==> flow/design.v <==
module CORDIC_tanInv_sqrt(
    output [15:0] X0,   
    output [15:0] Y0,   
    output [15:0] Z0,   
    input  [15:0] Xin,
    input  [15:0] Yin,
    input  [15:0] Zin,   
    input  clk
);
    wire signed [15:0] x_reg [15:0];
    wire signed [15:0] y_reg [15:0];
    wire signed [15:0] z_reg [15:0];
    wire [15:0] x_reg_sh [15:0];
    wire [15:0] y_reg_sh [15:0];
    wire [15:0] sum_x [15:0];
    wire [15:0] sum_y [15:0];
    wire [15:0] sum_z [15:0];
    wire [15:0] y_co;
    wire [15:0] alpha[15:0];
    assign alpha[0]  = 16'h1921;
    assign alpha[1]  = 16'h0ed6;
    assign alpha[2]  = 16'h07d6;
    assign alpha[3]  = 16'h03fa;
    assign alpha[4]  = 16'h01ff;
    assign alpha[5]  = 16'h00ff;
    assign alpha[6]  = 16'h007f;
    assign alpha[7]  = 16'h003f;
    assign alpha[8]  = 16'h001f;
    assign alpha[9]  = 16'h000f;
    assign alpha[10] = 16'h0007;
    assign alpha[11] = 16'h0003;
    assign alpha[12] = 16'h0001;
    assign alpha[13] = 16'h0001;
    assign alpha[14] = 16'h0001;
    assign alpha[15] = 16'h0000;
    Register rx0(x_reg[0], Xin, clk);
    Register ry0(y_reg[0], Yin, clk);
    Register rz0(z_reg[0], Zin, clk);
    assign x_reg_sh[0] = x_reg[0] >>> 0;
    assign y_reg_sh[0] = y_reg[0] >>> 0;
    not n0(y_co[0], y_reg[0][15]);   
    adder_sub ax0(sum_x[0], , x_reg[0], y_reg_sh[0], y_reg[0][15]);
    adder_sub ay0(sum_y[0], , y_reg[0], x_reg_sh[0], y_co[0]);
    adder_sub az0(sum_z[0], , z_reg[0], alpha[0], y_reg[0][15]);
    genvar i;
    generate
        for (i=1; i<16; i=i+1) begin : vectoring_stages
            Register rx(x_reg[i], sum_x[i-1], clk);
            Register ry(y_reg[i], sum_y[i-1], clk);
            Register rz(z_reg[i], sum_z[i-1], clk);
            assign x_reg_sh[i] = x_reg[i] >>> i;
            assign y_reg_sh[i] = y_reg[i] >>> i;
            not yn(y_co[i], y_reg[i][15]);
            adder_sub ax(sum_x[i], , x_reg[i], y_reg_sh[i], y_reg[i][15]);
            adder_sub ay(sum_y[i], , y_reg[i], x_reg_sh[i], y_co[i]);
            adder_sub az(sum_z[i], , z_reg[i], alpha[i], y_reg[i][15]);
        end
    endgenerate
    Register rx16(X0, sum_x[15], clk);
    Register ry16(Y0, sum_y[15], clk);
    Register rz16(Z0, sum_z[15], clk);
endmodule
module adder_sub(
    output signed [15:0] sum,
    output               carry,     
    input  signed [15:0] in1,
    input  signed [15:0] in2,
    input                cin        
);
    assign carry = 0;   
    assign sum = cin ? (in1 - in2) : (in1 + in2);
endmodule
module Register(
    output reg [15:0] q,
    input      [15:0] d,
    input             clk
);
    always @(posedge clk) begin
        q <= d;
    end
endmodule
; ---- Tool chain data of CORDIC_tanInv_sqrt
; Each step is given for the RTL above and for the edited RTL.
; Lines under "orig" count in the file above, lines under "edited" in the edited file.
; "change": "edited" minus "orig" as printed here. "change_rel_pct": 100 x difference / "orig".
; The mark - stands for no value.
[setup]
top = CORDIC_tanInv_sqrt
clock = clk
cell_library = sky130hd
lib_corner = tt_025C_1v80

; ---- Edit of the RTL
; Unified diff, file above to edited file.
; This change comes from a script, not from a designer. The edited design behaves differently; no optimisation was intended.
; begin of diff
@@ -13,5 +13,5 @@
     wire [15:0] x_reg_sh [15:0];
     wire [15:0] y_reg_sh [15:0];
-    wire [15:0] sum_x [15:0];
+    wire [14:0] sum_x [15:0];
     wire [15:0] sum_y [15:0];
     wire [15:0] sum_z [15:0];
; end of diff

; ---- Elaborated design
; Source: Yosys, flattened and elaborated. Widths are those after wreduce; folded enables and synchronous resets count as part of the registers. Registers that Yosys merges into a memory's read port (data or address) are not register bits. Print and check cells do not count. Equal cells are merged and count once.
[bits]
columns = element, orig, edited, change, change_rel_pct
row1 = reg_bits, 816, 800, -16, -1.96
row2 = output_inout_bits, 48, 48, 0, 0.00
[classes]
columns = element, orig, edited, change, change_rel_pct
row1 = n_addsub, 93, 91, -2, -2.15
row2 = mux, 47, 46, -1, -2.13
[ops]
columns = operator, orig, edited, change, change_rel_pct
row1 = two-way mux 16 bit, 47, 30, -17, -36.17
row2 = two-way mux 15 bit, 0, 16, 16, -
row3 = adder 16 x 1 -> 16 bit, 2, 0, -2, -100.00
row4 = subtractor 16 x 1 -> 16 bit, 2, 0, -2, -100.00
row5 = subtractor 15 bit, 0, 2, 2, -
row6 = adder 16 x 10 -> 16 bit, 2, 1, -1, -50.00
row7 = adder 16 x 11 -> 16 bit, 2, 1, -1, -50.00
row8 = adder 16 x 12 -> 16 bit, 2, 1, -1, -50.00
row9 = adder 16 x 13 -> 16 bit, 2, 1, -1, -50.00
row10 = adder 16 x 14 -> 16 bit, 2, 1, -1, -50.00
row11 = adder 16 x 15 -> 16 bit, 2, 1, -1, -50.00
row12 = adder 16 x 2 -> 16 bit, 2, 1, -1, -50.00
row13 = adder 16 x 3 -> 16 bit, 2, 1, -1, -50.00
row14 = adder 16 x 4 -> 16 bit, 2, 1, -1, -50.00
row15 = adder 16 x 5 -> 16 bit, 2, 1, -1, -50.00
row16 = adder 16 x 6 -> 16 bit, 2, 1, -1, -50.00
row17 = adder 16 x 7 -> 16 bit, 2, 1, -1, -50.00
row18 = adder 16 x 8 -> 16 bit, 2, 1, -1, -50.00
row19 = adder 16 x 9 -> 16 bit, 2, 1, -1, -50.00
row20 = subtractor 16 x 10 -> 16 bit, 2, 1, -1, -50.00
row21 = subtractor 16 x 11 -> 16 bit, 2, 1, -1, -50.00
row22 = subtractor 16 x 12 -> 16 bit, 2, 1, -1, -50.00
row23 = subtractor 16 x 13 -> 16 bit, 2, 1, -1, -50.00
row24 = subtractor 16 x 14 -> 16 bit, 2, 1, -1, -50.00
row25 = subtractor 16 x 15 -> 16 bit, 2, 1, -1, -50.00
row26 = subtractor 16 bit, 2, 1, -1, -50.00
row27 = subtractor 16 x 2 -> 16 bit, 2, 1, -1, -50.00
row28 = subtractor 16 x 3 -> 16 bit, 2, 1, -1, -50.00
; The list need not be complete.

; ---- Longest topological paths
; Yosys ltp: most cells in a row. Word level: on the elaborated netlist, between registers, memories and ports. Mapped: between sequential cells and ports; inverters and the memories' decode and read muxes count.
[logic_depth]
columns = element, orig, edited, change, change_rel_pct
row1 = word_depth, 2, 2, 0, 0.00
row2 = ABC_AREA, 0, 0, -, -
row3 = ltp_mapped, 16, 14, -2, -12.50
row4 = mapped_depth_nobuf, 16, 14, -2, -12.50

; ---- Mapped cells and area
; Yosys stat after the flow's synthesis: flattened, memories mapped to cells. It holds for the ABC_AREA given above (unset counts as 0); a run with the other value may have another netlist.
[synth_totals]
columns = element, orig, edited, change, change_rel_pct
row1 = cell_count, 5796, 5708, -88, -1.52
row2 = synth_area_um2, 52223.8, 51140.3, -1083.5, -2.07
row3 = sequential_area_um2, 16315.6, 15995.3, -320.3, -1.96
row4 = ff_cells, 815, 799, -16, -1.96
row5 = buffers, 66, 84, 18, 27.27
[by_type]
columns = type, orig, edited, change, change_rel_pct
row1 = sky130_fd_sc_hd__nor3_1, 108, 211, 103, 95.37
row2 = sky130_fd_sc_hd__o21ai_0, 301, 237, -64, -21.26
row3 = sky130_fd_sc_hd__ha_1, 775, 716, -59, -7.61
row4 = sky130_fd_sc_hd__a21o_1, 226, 184, -42, -18.58
row5 = sky130_fd_sc_hd__a21oi_1, 589, 553, -36, -6.11
row6 = sky130_fd_sc_hd__o21a_1, 121, 86, -35, -28.93
row7 = sky130_fd_sc_hd__nand2_1, 271, 241, -30, -11.07
row8 = sky130_fd_sc_hd__nand3_1, 78, 106, 28, 35.90
row9 = sky130_fd_sc_hd__inv_1, 330, 306, -24, -7.27
row10 = sky130_fd_sc_hd__xor2_1, 246, 223, -23, -9.35
row11 = sky130_fd_sc_hd__o31ai_1, 12, 35, 23, 191.67
row12 = sky130_fd_sc_hd__nand4_1, 22, 40, 18, 81.82
row13 = sky130_fd_sc_hd__a2111oi_0, 5, 23, 18, 360.00
row14 = sky130_fd_sc_hd__dfxtp_1, 815, 799, -16, -1.96
row15 = sky130_fd_sc_hd__nand2b_1, 102, 87, -15, -14.71
row16 = sky130_fd_sc_hd__o21bai_1, 59, 74, 15, 25.42
row17 = sky130_fd_sc_hd__a31oi_1, 57, 70, 13, 22.81
row18 = sky130_fd_sc_hd__clkbuf_1, 53, 65, 12, 22.64
; The list need not be complete.
; By module: a second synthesis without flattening, with its own total; a netlist apart from the flattened one above.
[hier_totals]
columns = element, orig, edited, change, change_rel_pct
row1 = cells_unflattened, 7458, 7458, 0, 0.00
row2 = hier_area_um2, 64449.3, 64449.3, 0.0, 0.00
; Rows give one instance, submodules left out.
[modules_orig]
columns = mod, n_inst, n_cells, area_um2, seq_area_um2
row1 = adder_sub, 48, 138, 1001.0, 0.0
row2 = Register, 51, 16, 320.3, 320.3
row3 = CORDIC_tanInv_sqrt, 1, 18, 67.6, 0.0
[modules_edited]
columns = mod, n_inst, n_cells, area_um2, seq_area_um2
row1 = adder_sub, 48, 138, 1001.0, 0.0
row2 = Register, 51, 16, 320.3, 320.3
row3 = CORDIC_tanInv_sqrt, 1, 18, 67.6, 0.0

; ---- Worst setup path after synthesis
; Source: OpenSTA report_checks on the synthesized netlist (no wires, ideal clock, input and output delay 20% of the period each), path of least setup slack; recovery checks are left aside. Register names are those of the netlist, which keeps one name where synthesis merged equal registers.
[synth_path]
columns = element, orig, edited, change, change_rel_pct
row1 = path_kind, reg-to-reg, reg-to-reg, -, -
row2 = from, register vectoring_stages[14].ry.q[15], register vectoring_stages[9].ry.q[15], -, -
row3 = to, register vectoring_stages[15].ry.q[12], register vectoring_stages[10].ry.q[14], -, -
row4 = period_ns, 7.0, 7.0, 0.0, 0.00
row5 = setup_ns, 0.072, 0.072, 0.000, -
row6 = arrival_ns, 3.515, 3.246, -0.269, -7.65
row7 = required_ns, 6.928, 6.928, 0.000, 0.00
row8 = setup_slack_ns, 3.413, 3.682, 0.269, -
row9 = delay_ns, 3.587, 3.318, -0.269, -7.50
row10 = driving_pins, 12, 12, 0, 0.00
row11 = path_buffers, 0, 2, 2, -
row12 = period_less_setup_slack_ns, 3.587, 3.318, -0.269, -7.50
; "delay_ns" = arrival - input delay + setup time.
; "driving_pins" counts driving pins, that of a launching flip-flop among them; a cell with two outputs on the path counts twice.
; "period_less_setup_slack_ns" = period - worst setup slack (recovery checks aside). The figure is calculated, with input and output delays left at 20% of the set period.
; The rows between start and end are the longest chain of elaborated cells between them; the timing report does not say that the signal goes this way. Where chains are equally long, one stands for them.
; Each line given opens the expression or statement behind the cell; cells for indexed reads and writes are added by Yosys, which also makes memories of some case tables.
[synth_via_orig]
cell_sequence = sky130_fd_sc_hd__dfxtp_1 > sky130_fd_sc_hd__inv_1 > sky130_fd_sc_hd__o21ai_0 > sky130_fd_sc_hd__ha_1 > sky130_fd_sc_hd__a21o_1 > sky130_fd_sc_hd__a21oi_1 > sky130_fd_sc_hd__o21bai_1 > sky130_fd_sc_hd__o311ai_0 > sky130_fd_sc_hd__a21boi_0 > sky130_fd_sc_hd__o21a_1 > sky130_fd_sc_hd__nor2_1 > sky130_fd_sc_hd__xnor2_1
elab_chain_cells = 1
cone_cells = 1
classes_between = mux (1)
[synth_lines_orig]
columns = element, line_no
row1 = "start, declared", 74  ; output reg [15:0] q,
row2 = "start, assigned", 79  ; q <= d;
row3 = two-way mux 16 bit, 71  ; assign sum = cin ? (in1 - in2) : (in1 + in2);
row4 = "end, assigned", 79
row5 = "end, declared", 74
[synth_via_edited]
cell_sequence = sky130_fd_sc_hd__dfxtp_1 > sky130_fd_sc_hd__clkbuf_1 > sky130_fd_sc_hd__clkbuf_1 > sky130_fd_sc_hd__mux2_2 > sky130_fd_sc_hd__fa_1 > sky130_fd_sc_hd__a21o_1 > sky130_fd_sc_hd__a21oi_1 > sky130_fd_sc_hd__o21ai_0 > sky130_fd_sc_hd__a311oi_1 > sky130_fd_sc_hd__o21ai_0 > sky130_fd_sc_hd__a21oi_1 > sky130_fd_sc_hd__xnor2_1
elab_chain_cells = 1
cone_cells = 1
classes_between = mux (1)
[synth_lines_edited]
columns = element, line_no
row1 = "start, declared", 74  ; output reg [15:0] q,
row2 = "start, assigned", 79  ; q <= d;
row3 = two-way mux 16 bit, 71  ; assign sum = cin ? (in1 - in2) : (in1 + in2);
row4 = "end, assigned", 79
row5 = "end, declared", 74

; ---- Path in the finished layout
; From the final timing report of each run of set A: the path of least setup slack in the routed layout; clock arrival at registers is part of the times.
[layout_path]
columns = element, orig, edited, change, change_rel_pct
row1 = path_kind, reg-to-reg, reg-to-reg, -, -
row2 = from, register vectoring_stages[11].ry.q[15], register vectoring_stages[5].ry.q[15], -, -
row3 = to, register vectoring_stages[12].ry.q[15], register vectoring_stages[6].ry.q[14], -, -
row4 = period_ns, 7.0, 7.0, 0.0, 0.00
row5 = setup_ns, 0.12, 0.11, -0.01, -
row6 = arrival_ns, 4.21, 4.06, -0.15, -3.56
row7 = required_ns, 7.54, 7.57, 0.03, 0.40
row8 = setup_slack_ns, 3.33, 3.51, 0.18, -
row9 = driving_pins, 14, 11, -3, -21.43
row10 = path_buffers, 1, 1, 0, 0.00
; The rows between start and end are the longest chain of elaborated cells between them; the timing report does not say that the signal goes this way. Where chains are equally long, one stands for them.
[layout_via_orig]
cell_sequence = sky130_fd_sc_hd__dfxtp_1 > sky130_fd_sc_hd__buf_4 > sky130_fd_sc_hd__clkinv_1 > sky130_fd_sc_hd__nor2_1 > sky130_fd_sc_hd__a21oi_1 > sky130_fd_sc_hd__ha_1 > sky130_fd_sc_hd__a21oi_1 > sky130_fd_sc_hd__o21ai_0 > sky130_fd_sc_hd__and3_1 > sky130_fd_sc_hd__a221o_1 > sky130_fd_sc_hd__a21oi_1 > sky130_fd_sc_hd__o21ai_1 > sky130_fd_sc_hd__a2111oi_0 > sky130_fd_sc_hd__nor3_1
elab_chain_cells = 2
cone_cells = 3
classes_between = add/sub (2); mux (1)
[layout_lines_orig]
columns = element, line_no
row1 = "start, declared", 74  ; output reg [15:0] q,
row2 = "start, assigned", 79  ; q <= d;
row3 = subtractor 16 x 5 -> 16 bit, 71  ; assign sum = cin ? (in1 - in2) : (in1 + in2);
row4 = two-way mux 16 bit, 71
row5 = "end, assigned", 79
row6 = "end, declared", 74
[layout_via_edited]
cell_sequence = sky130_fd_sc_hd__dfxtp_1 > sky130_fd_sc_hd__buf_4 > sky130_fd_sc_hd__mux2_2 > sky130_fd_sc_hd__fa_1 > sky130_fd_sc_hd__a21o_1 > sky130_fd_sc_hd__a21oi_1 > sky130_fd_sc_hd__nor2b_1 > sky130_fd_sc_hd__o41ai_2 > sky130_fd_sc_hd__o21ai_0 > sky130_fd_sc_hd__o41a_1 > sky130_fd_sc_hd__xor2_1
elab_chain_cells = 1
cone_cells = 1
classes_between = mux (1)
[layout_lines_edited]
columns = element, line_no
row1 = "start, declared", 74  ; output reg [15:0] q,
row2 = "start, assigned", 79  ; q <= d;
row3 = two-way mux 16 bit, 71  ; assign sum = cin ? (in1 - in2) : (in1 + in2);
row4 = "end, assigned", 79
row5 = "end, declared", 74

; ---- Measured runs
; Runs of the flow (Yosys, OpenROAD) on both versions; the two runs of a pair have the same settings. The constraints put input and output delay at 20% of the set period each and load the outputs with 0.01 pF.
[settings_set_A]
CORE_UTILIZATION = 45
period_ns = 7.0
CAP_MARGIN = 20
CORE_MARGIN = 2
SLEW_MARGIN = 20
[results_set_A]
columns = element, orig, edited, change, change_rel_pct
row1 = ys_area_um2, 52223.8, 51140.3, -1083.5, -2.07
row2 = design_die_area_um2, 118794.0, 116356.0, -2438.0, -2.05
row3 = layout_stdcell_area_um2, 58128.2, 56872.0, -1256.2, -2.16
row4 = finish.utilization_frac, 0.507, 0.505, -0.002, -
row5 = worst_setup_slack_ns, 3.335, 3.505, 0.170, -
row6 = setup_tns_ns, 0.000, 0.000, 0.000, -
row7 = final_hold_ws_ns, 0.319, 0.322, 0.003, -
row8 = clock_period_reached_ns, 3.665, 3.495, -0.170, -4.64
[settings_set_B]
CORE_ASPECT_RATIO = 0.69
CORE_MARGIN = 4
CORE_UTILIZATION = 71
CTS_CLUSTER_SIZE = 34
GPL_ROUTABILITY_DRIVEN = 0
MAX_ROUTING_LAYER = met5
SLEW_MARGIN = 0
TNS_END_PERCENT = 60
period_ns = 3.94
CAP_MARGIN = 20
[results_set_B]
columns = element, orig, edited, change, change_rel_pct
row1 = ys_area_um2, 52223.8, 51140.3, -1083.5, -2.07
row2 = design_die_area_um2, 78033.8, 76461.4, -1572.4, -2.02
row3 = layout_stdcell_area_um2, 57237.4, 55974.9, -1262.5, -2.21
row4 = finish.utilization_frac, 0.787, 0.787, 0.000, -
row5 = worst_setup_slack_ns, 0.276, 0.463, 0.187, -
row6 = setup_tns_ns, 0.000, 0.000, 0.000, -
row7 = final_hold_ws_ns, 0.325, 0.326, 0.001, -
row8 = clock_period_reached_ns, 3.664, 3.477, -0.187, -5.10
; "clock_period_reached_ns" = clock period - worst setup slack. The figure is calculated, with input and output delays left at 20% of the set period.
